==> flow/design.v <==
module MUX(input [31:0] DMAport, output reg [24:0] out0, out1, out2, out3, out4, out5);
	always @ (*) begin
		out0 = 25'b0;
		out1 = 25'b0;
		out2 = 25'b0;
		out3 = 25'b0;
		out4 = 25'b0;
		out5 = 25'b0;
		case(DMAport[2:0])
			3'b000: out0 = DMAport[31:7];
			3'b001: out1 = DMAport[31:7];
			3'b010: out2 = DMAport[31:7];
			3'b011: out3 = DMAport[31:7];
			3'b100: out4 = DMAport[31:7];
			3'b101: out5 = DMAport[31:7];
			default:;
		endcase
	end
endmodule
module Register(input clk, input rst, input enable, input [23:0] datain, output reg [23:0] dataout);
	always @ (posedge clk or posedge rst) begin
		if (rst)
			dataout <= 24'b0;
		else if(enable)
			dataout <= datain;
	end
endmodule
module Wallace_BaughWooley (
    input  signed [7:0] a,
    input  signed [7:0] b,
    output signed [15:0] prod
);
    assign prod = a * b;
endmodule
module ConvEngine (
    input         clk,
    input         rst,
    input  [31:0] DMAport,        
    input         acc_enable,     
    input         acc_clear,      
    output [31:0] result          
);
    wire [24:0] mux_out0, mux_out1, mux_out2, mux_out3, mux_out4, mux_out5;
    MUX demux (
        .DMAport(DMAport),
        .out0(mux_out0),
        .out1(mux_out1),
        .out2(mux_out2),
        .out3(mux_out3),
        .out4(mux_out4),
        .out5(mux_out5)
    );
    wire [23:0] reg_data [5:0];
    Register reg0 (
        .clk(clk),
        .rst(rst),
        .enable(mux_out0[0]),
        .datain(mux_out0[24:1]),
        .dataout(reg_data[0])
    );
    Register reg1 (
        .clk(clk),
        .rst(rst),
        .enable(mux_out1[0]),
        .datain(mux_out1[24:1]),
        .dataout(reg_data[1])
    );
    Register reg2 (
        .clk(clk),
        .rst(rst),
        .enable(mux_out2[0]),
        .datain(mux_out2[24:1]),
        .dataout(reg_data[2])
    );
    Register reg3 (
        .clk(clk),
        .rst(rst),
        .enable(mux_out3[0]),
        .datain(mux_out3[24:1]),
        .dataout(reg_data[3])
    );
    Register reg4 (
        .clk(clk),
        .rst(rst),
        .enable(mux_out4[0]),
        .datain(mux_out4[24:1]),
        .dataout(reg_data[4])
    );
    Register reg5 (
        .clk(clk),
        .rst(rst),
        .enable(mux_out5[0]),
        .datain(mux_out5[24:1]),
        .dataout(reg_data[5])
    );
    wire signed [7:0] pixel [8:0];
    wire signed [7:0] kernel [8:0];
    assign pixel[0] = reg_data[0][23:16];
    assign pixel[1] = reg_data[0][15:8];
    assign pixel[2] = reg_data[0][7:0];
    assign pixel[3] = reg_data[1][23:16];
    assign pixel[4] = reg_data[1][15:8];
    assign pixel[5] = reg_data[1][7:0];
    assign pixel[6] = reg_data[2][23:16];
    assign pixel[7] = reg_data[2][15:8];
    assign pixel[8] = reg_data[2][7:0];
    assign kernel[0] = reg_data[3][23:16];
    assign kernel[1] = reg_data[3][15:8];
    assign kernel[2] = reg_data[3][7:0];
    assign kernel[3] = reg_data[4][23:16];
    assign kernel[4] = reg_data[4][15:8];
    assign kernel[5] = reg_data[4][7:0];
    assign kernel[6] = reg_data[5][23:16];
    assign kernel[7] = reg_data[5][15:8];
    assign kernel[8] = reg_data[5][7:0];
    wire signed [15:0] prod [8:0];
    Wallace_BaughWooley mult0 (.a(pixel[0]), .b(kernel[0]), .prod(prod[0]));
    Wallace_BaughWooley mult1 (.a(pixel[1]), .b(kernel[1]), .prod(prod[1]));
    Wallace_BaughWooley mult2 (.a(pixel[2]), .b(kernel[2]), .prod(prod[2]));
    Wallace_BaughWooley mult3 (.a(pixel[3]), .b(kernel[3]), .prod(prod[3]));
    Wallace_BaughWooley mult4 (.a(pixel[4]), .b(kernel[4]), .prod(prod[4]));
    Wallace_BaughWooley mult5 (.a(pixel[5]), .b(kernel[5]), .prod(prod[5]));
    Wallace_BaughWooley mult6 (.a(pixel[6]), .b(kernel[6]), .prod(prod[6]));
    Wallace_BaughWooley mult7 (.a(pixel[7]), .b(kernel[7]), .prod(prod[7]));
    Wallace_BaughWooley mult8 (.a(pixel[8]), .b(kernel[8]), .prod(prod[8]));
    wire signed [31:0] prod_ext [8:0];
    assign prod_ext[0] = {{16{prod[0][15]}}, prod[0]};
    assign prod_ext[1] = {{16{prod[1][15]}}, prod[1]};
    assign prod_ext[2] = {{16{prod[2][15]}}, prod[2]};
    assign prod_ext[3] = {{16{prod[3][15]}}, prod[3]};
    assign prod_ext[4] = {{16{prod[4][15]}}, prod[4]};
    assign prod_ext[5] = {{16{prod[5][15]}}, prod[5]};
    assign prod_ext[6] = {{16{prod[6][15]}}, prod[6]};
    assign prod_ext[7] = {{16{prod[7][15]}}, prod[7]};
    assign prod_ext[8] = {{16{prod[8][15]}}, prod[8]};
    wire signed [31:0] sum_products;
    assign sum_products = prod_ext[0] + prod_ext[1] + prod_ext[2] +
                          prod_ext[3] + prod_ext[4] + prod_ext[5] +
                          prod_ext[6] + prod_ext[7] + prod_ext[8];
    reg signed [31:0] accumulator;
    always @(posedge clk or posedge rst) begin
        if (rst) begin
            accumulator <= 32'b0;
        end else if (acc_clear) begin
            accumulator <= 32'b0;
        end else if (acc_enable) begin
            accumulator <= accumulator + sum_products;
        end
    end
    assign result = accumulator;
endmodule
# Tool chain data of ConvEngine
# What the tools print for ConvEngine, step after step.
# Lines are those of the file above, counted from 1.
# Operators carry their Yosys type and port widths (W data, S select, Z words).
# Cell names lack the library's common part.
# A cell with - has no value.
[inputs]
top_module = "ConvEngine"
clock_port = "clk"
cell_library = "sky130hd"
lib_corner = "tt_025C_1v80"

# Word level
# Yosys after proc, flatten, opt, wreduce and memory -nomap, before mapping. Print and check cells are not counted. Equal cells are merged and count once.
[bits]
reg_bits = 176
latchBits = 0
mem_bits_rw = 0
rom_bits = 0
clocked_rd_ports_x_width = 0
n_memories = 0
out_inout_bits = 32
word_cells = 40
[classes]
addsub = 9
n_mul = 9
div_mod_pow = 0
n_cmp = 0
equal = 5
shift = 0
n_mux = 8
logic = 0
reduce_logical = 2
[op_table]
columns = ["operator", "n"]
rows = [
  ["$mul A8 B8 Y16", 9],
  ["$mux W25", 6],
  ["$mux W32", 2],
  ["$add A32 B24 Y32", 1],
  ["$add A23 B16 Y24", 1],
  ["$add A22 B16 Y23", 1],
  ["$add A21 B16 Y22", 1],
  ["$add A20 B16 Y21", 1],
  ["$add A19 B16 Y20", 1],
  ["$add A18 B16 Y19", 1],
  ["$add A17 B16 Y18", 1],
  ["$add A16 B16 Y17", 1],
  ["$eq A3 B2 Y1 const B", 2],
  ["$eq A3 B3 Y1 const B", 2],
  ["$eq A3 B1 Y1 const B", 1],
  ["$logic_not A3 Y1", 1],
  ["$reduce_bool A2 Y1", 1],
]

# Longest topological paths
# Depth = most cells in a row (Yosys ltp): at word level without a register or memory, in the mapped netlist without a sequential cell, where the memories' decode and read muxes count.
[depth]
word_depth = 12
abc_area = 0
ltp_mapped = 31
ltp_nobuf = 30

# Mapped cells and area
# The flow's flattened synthesis, as Yosys stat reports it; memories are mapped. The netlist is that of the ABC_AREA named above (0 if unset); the other value can give another one.
[by_type]
columns = ["cell", "n", "type_area_um2"]
rows = [
  ["fa_1", 908, 1.82E+04],
  ["dfrtp_1", 176, 4.4E+03],
  ["inv_1", 1044, 3.92E+03],
  ["ha_1", 215, 2690.08],
  ["and2_1", 307, 1.92E+03],
  ["mux2_2", 144, 1.62E+03],
  ["nand2_1", 214, 803.27],
  ["xnor2_1", 28, 245.235],
  ["nand2b_1", 35, 218.96],
  ["nor2b_1", 34, 212.704],
  ["clkbuf_1", 55, 206.448],
  ["mux2i_1", 18, 180.173],
  ["nor2_1", 43, 161.405],
  ["a21oi_1", 23, 115.11],
  ["o21ai_0", 14, 70.067],
  ["a21o_1", 9, 67.565],
  ["o21a_1", 9, 67.565],
  ["xor2_1", 7, 61.309],
]
# Not listed: further types 39, cells in them 80.
[mapped]
stdcells = 3363
yosys_area_um2 = 35741.8
seqArea_um2 = 4404.2
ff_cells = 176
n_buf = 57
# The figures by module come from a second, unflattened synthesis with its own total; it is not the netlist above.
[unflattened]
cells_unflattened = 3817
area_unflattened_um2 = 38440.6
# Each row is one instance without its submodules.
[modules]
columns = ["module", "instances", "cells", "area_um2"]
rows = [
  ["Wallace_BaughWooley", 9, 284, 2512.4],
  ["ConvEngine", 1, 751, 7728.7],
  ["Register", 6, 52, 1001.0],
  ["MUX", 1, 198, 2094.5],
]

# Path before layout
# Path of least setup slack by OpenSTA after synthesis, without wires, with an ideal clock, recovery checks aside; 20% of the period is set as input and as output delay. Where synthesis merged equal registers, the netlist keeps one of their names.
[synth_path]
path_type = "register to register"
startpoint = "register reg3.dataout[16]"
endpoint = "register accumulator[31]"
tclk_ps = 10000
setup_time_ps = 82
launch_ps = 0
arrival_ps = 8613
t_required_ps = 9918
path_slack_ps = 1305
delay_ps = 8695
driving_pins = 26
path_buffers = 1
synth_period_reached_ps = 8695
# "delay_ps" is the arrival time less input delay plus setup time.
# "driving_pins" counts driving pins, that of a launching flip-flop among them; a cell with two outputs on the path counts twice.
# "synth_period_reached_ps" = period - worst setup slack (recovery checks aside). The figure is calculated, with input and output delays left at 20% of the set period.
# Between the ends stands the longest chain of elaborated cells between them, by number of cells; it is not shown to be the way that was timed. Of several equally long chains one is given.
# Each line given opens the expression or statement behind the cell; cells for indexed reads and writes are added by Yosys, which also makes memories of some case tables.
# A register here has more assigning lines than the two given.
[synth_via]
cell_sequence = "dfrtp_1 > clkbuf_1 > and2_1 > fa_1 > fa_1 > fa_1 > fa_1 > fa_1 > inv_1 > fa_1 > inv_1 > fa_1 > fa_1 > fa_1 > inv_1 > fa_1 > inv_1 > ha_1 > a21oi_2 > o21bai_1 > a2111o_1 > nor3b_2 > o31a_2 > a21oi_2 > or4b_1 > a31oi_1"
elab_chain_len = 12
cells_between = 12
classes_between = "add/sub (9); mul (1); mux (2)"
[synth_lines]
columns = ["element", "line", "source"]
rows = [
  ["from (decl)", 20, "module Register(input clk, input rst, input enable, input [23:0] datain, output reg [23:0] dataout);"],
  ["from (assign)", 23, "dataout <= 24'b0;"],
  ["from (assign)", 25, "dataout <= datain;"],
  ["$mul A8 B8 Y16", 33, "assign prod = a * b;"],
  ["$add A16 B16 Y17", 137, ""],
  ["$add A17 B16 Y18", 137, ""],
  ["$add A18 B16 Y19", 137, ""],
  ["$add A19 B16 Y20", 137, ""],
  ["$add A20 B16 Y21", 137, ""],
  ["$add A21 B16 Y22", 137, ""],
  ["$add A22 B16 Y23", 137, ""],
  ["$add A23 B16 Y24", 137, ""],
  ["$add A32 B24 Y32", 147, ""],
  ["$mux W32", 146, "end else if (acc_enable) begin"],
  ["$mux W32", 144, "end else if (acc_clear) begin"],
  ["to (assign)", 143, "accumulator <= 32'b0;"],
  ["to (assign)", 147, ""],
  ["to (decl)", 140, "reg signed [31:0] accumulator;"],
]

# Path in the finished layout
# From the final timing report of stored run 1: the path of least setup slack in the routed layout; clock arrival at registers is part of the times.
# The report prints the path's times to 10 ps; the period is as set.
[layout_path]
path_type = "register to register"
startpoint = "register reg5.dataout[0]"
endpoint = "register accumulator[31]"
tclk_ps = 16000
setup_time_ps = 80
launch_ps = 520
arrival_ps = 10220
t_required_ps = 16440
path_slack_ps = 6220
driving_pins = 27
path_buffers = 0
# Between the ends stands the longest chain of elaborated cells between them, by number of cells; it is not shown to be the way that was timed. Of several equally long chains one is given.
# A register here has more assigning lines than the two given.
[layout_via]
cell_sequence = "dfrtp_1 > and2_1 > fa_1 > inv_1 > fa_1 > fa_1 > inv_1 > fa_1 > fa_1 > inv_1 > fa_1 > inv_1 > fa_1 > fa_1 > fa_1 > inv_1 > fa_1 > inv_1 > ha_1 > a21oi_2 > o21bai_1 > a2111o_1 > nor3b_2 > o31a_2 > a21oi_2 > or4b_1 > a31oi_1"
elab_chain_len = 5
cells_between = 5
classes_between = "add/sub (2); mul (1); mux (2)"
[layout_lines]
columns = ["element", "line", "source"]
rows = [
  ["from (decl)", 20, "module Register(input clk, input rst, input enable, input [23:0] datain, output reg [23:0] dataout);"],
  ["from (assign)", 23, "dataout <= 24'b0;"],
  ["from (assign)", 25, "dataout <= datain;"],
  ["$mul A8 B8 Y16", 33, "assign prod = a * b;"],
  ["$add A23 B16 Y24", 137, ""],
  ["$add A32 B24 Y32", 147, ""],
  ["$mux W32", 146, "end else if (acc_enable) begin"],
  ["$mux W32", 144, "end else if (acc_clear) begin"],
  ["to (assign)", 143, "accumulator <= 32'b0;"],
  ["to (assign)", 147, ""],
  ["to (decl)", 140, "reg signed [31:0] accumulator;"],
]

# Flow measurements of ConvEngine on sky130hd: 6 stored runs with different settings, listed in no order. Input and output delays are each 20% of the period that was set; the output load is 0.01 pF.
# "achieved_period_ps" is the run's clock period less its worst setup slack. It is reckoned from that one timing run; input and output delays stay at 20% of the period that was set.
# "worstPathTime_ps" means the part of the period allowed to the worst setup path (the constraints hold back 20% at inputs and 20% at outputs) less its slack; where the path has registers, the arrival times of their clocks count too.
# "worstPathTime_ps" is given in steps of 10 ps.

[[run]]
name = "stored run 1"
[run.settings]
CORE_UTILIZATION = 40
period_ns = 16.0
CAP_MARGIN = 20
CORE_MARGIN = 2
SLEW_MARGIN = 20
[run.results]
post_route_util_pct = 43.3
achieved_period_ps = 9784
worstPathTime_ps = 9780
path_kind = "register to register"
ys_area_um2 = 35741.8
setup_tns_ps = 0
ws_setup_ps = 6216
die_footprint_um2 = 91760.5
worst_hold_slack_ps = 566
layout_stdcell_area_um2 = 38316.7

[[run]]
name = "stored run 2"
[run.settings]
CELL_PAD_IN_SITES_GLOBAL_PLACEMENT = 2
CORE_ASPECT_RATIO = 0.58
CORE_UTILIZATION = 70
CTS_CLUSTER_DIAMETER = 188
CTS_CLUSTER_SIZE = 30
GPL_TIMING_DRIVEN = 1
HOLD_SLACK_MARGIN = 0.22
MIN_ROUTING_LAYER = "met1"
PLACE_DENSITY_LB_ADDON = 0.24
TNS_END_PERCENT = 15
period_ns = 7.87
CAP_MARGIN = 20
CORE_MARGIN = 2
SLEW_MARGIN = 20
[run.results]
outcome = "unfinished; error FLW-0024 in placement"

[[run]]
name = "stored run 3"
[run.settings]
ABC_AREA = 1
CELL_PAD_IN_SITES_DETAIL_PLACEMENT = 0
CORE_ASPECT_RATIO = 0.61
CORE_MARGIN = 5
CORE_UTILIZATION = 21
CTS_CLUSTER_SIZE = 11
GPL_ROUTABILITY_DRIVEN = 0
GPL_TIMING_DRIVEN = 1
MAX_ROUTING_LAYER = "met4"
PLACE_DENSITY = 0.78
SETUP_SLACK_MARGIN = 0.42
SLEW_MARGIN = 20
period_ns = 7.01
CAP_MARGIN = 20
[run.results]
post_route_util_pct = 26.3
achieved_period_ps = 7879
worstPathTime_ps = 7880
path_kind = "register to register"
ys_area_um2 = 36641.4
setup_tns_ps = -18836
ws_setup_ps = -869
die_footprint_um2 = 183195.0
worst_hold_slack_ps = 573
layout_stdcell_area_um2 = 45541.2

[[run]]
name = "stored run 4"
[run.settings]
CORE_UTILIZATION = 40
period_ns = 9.49
CAP_MARGIN = 20
CORE_MARGIN = 2
SLEW_MARGIN = 20
[run.results]
post_route_util_pct = 43.7
achieved_period_ps = 9081
worstPathTime_ps = 9080
path_kind = "register to register"
ys_area_um2 = 35741.8
setup_tns_ps = 0
ws_setup_ps = 409
die_footprint_um2 = 91760.5
worst_hold_slack_ps = 568
layout_stdcell_area_um2 = 38685.9

[[run]]
name = "stored run 5"
[run.settings]
CELL_PAD_IN_SITES_DETAIL_PLACEMENT = 0
CORE_ASPECT_RATIO = 1.61
CORE_MARGIN = 5
CORE_UTILIZATION = 21
CTS_CLUSTER_SIZE = 56
GPL_ROUTABILITY_DRIVEN = 1
GPL_TIMING_DRIVEN = 1
MAX_ROUTING_LAYER = "met4"
PLACE_DENSITY = 0.78
SETUP_SLACK_MARGIN = 0.82
SLEW_MARGIN = 40
period_ns = 7.01
CAP_MARGIN = 20
[run.results]
post_route_util_pct = 26.0
achieved_period_ps = 8521
worstPathTime_ps = 8520
path_kind = "register to register"
ys_area_um2 = 35741.8
setup_tns_ps = -27128
ws_setup_ps = -1511
die_footprint_um2 = 178784.0
worst_hold_slack_ps = 564
layout_stdcell_area_um2 = 44111.1

[[run]]
name = "stored run 6"
[run.settings]
CORE_UTILIZATION = 40
period_ns = 10.0
CAP_MARGIN = 20
CORE_MARGIN = 2
SLEW_MARGIN = 20
[run.results]
post_route_util_pct = 43.4
achieved_period_ps = 9359
worstPathTime_ps = 9360
path_kind = "register to register"
ys_area_um2 = 35741.8
setup_tns_ps = 0
ws_setup_ps = 641
die_footprint_um2 = 91760.5
worst_hold_slack_ps = 558
layout_stdcell_area_um2 = 38456.9
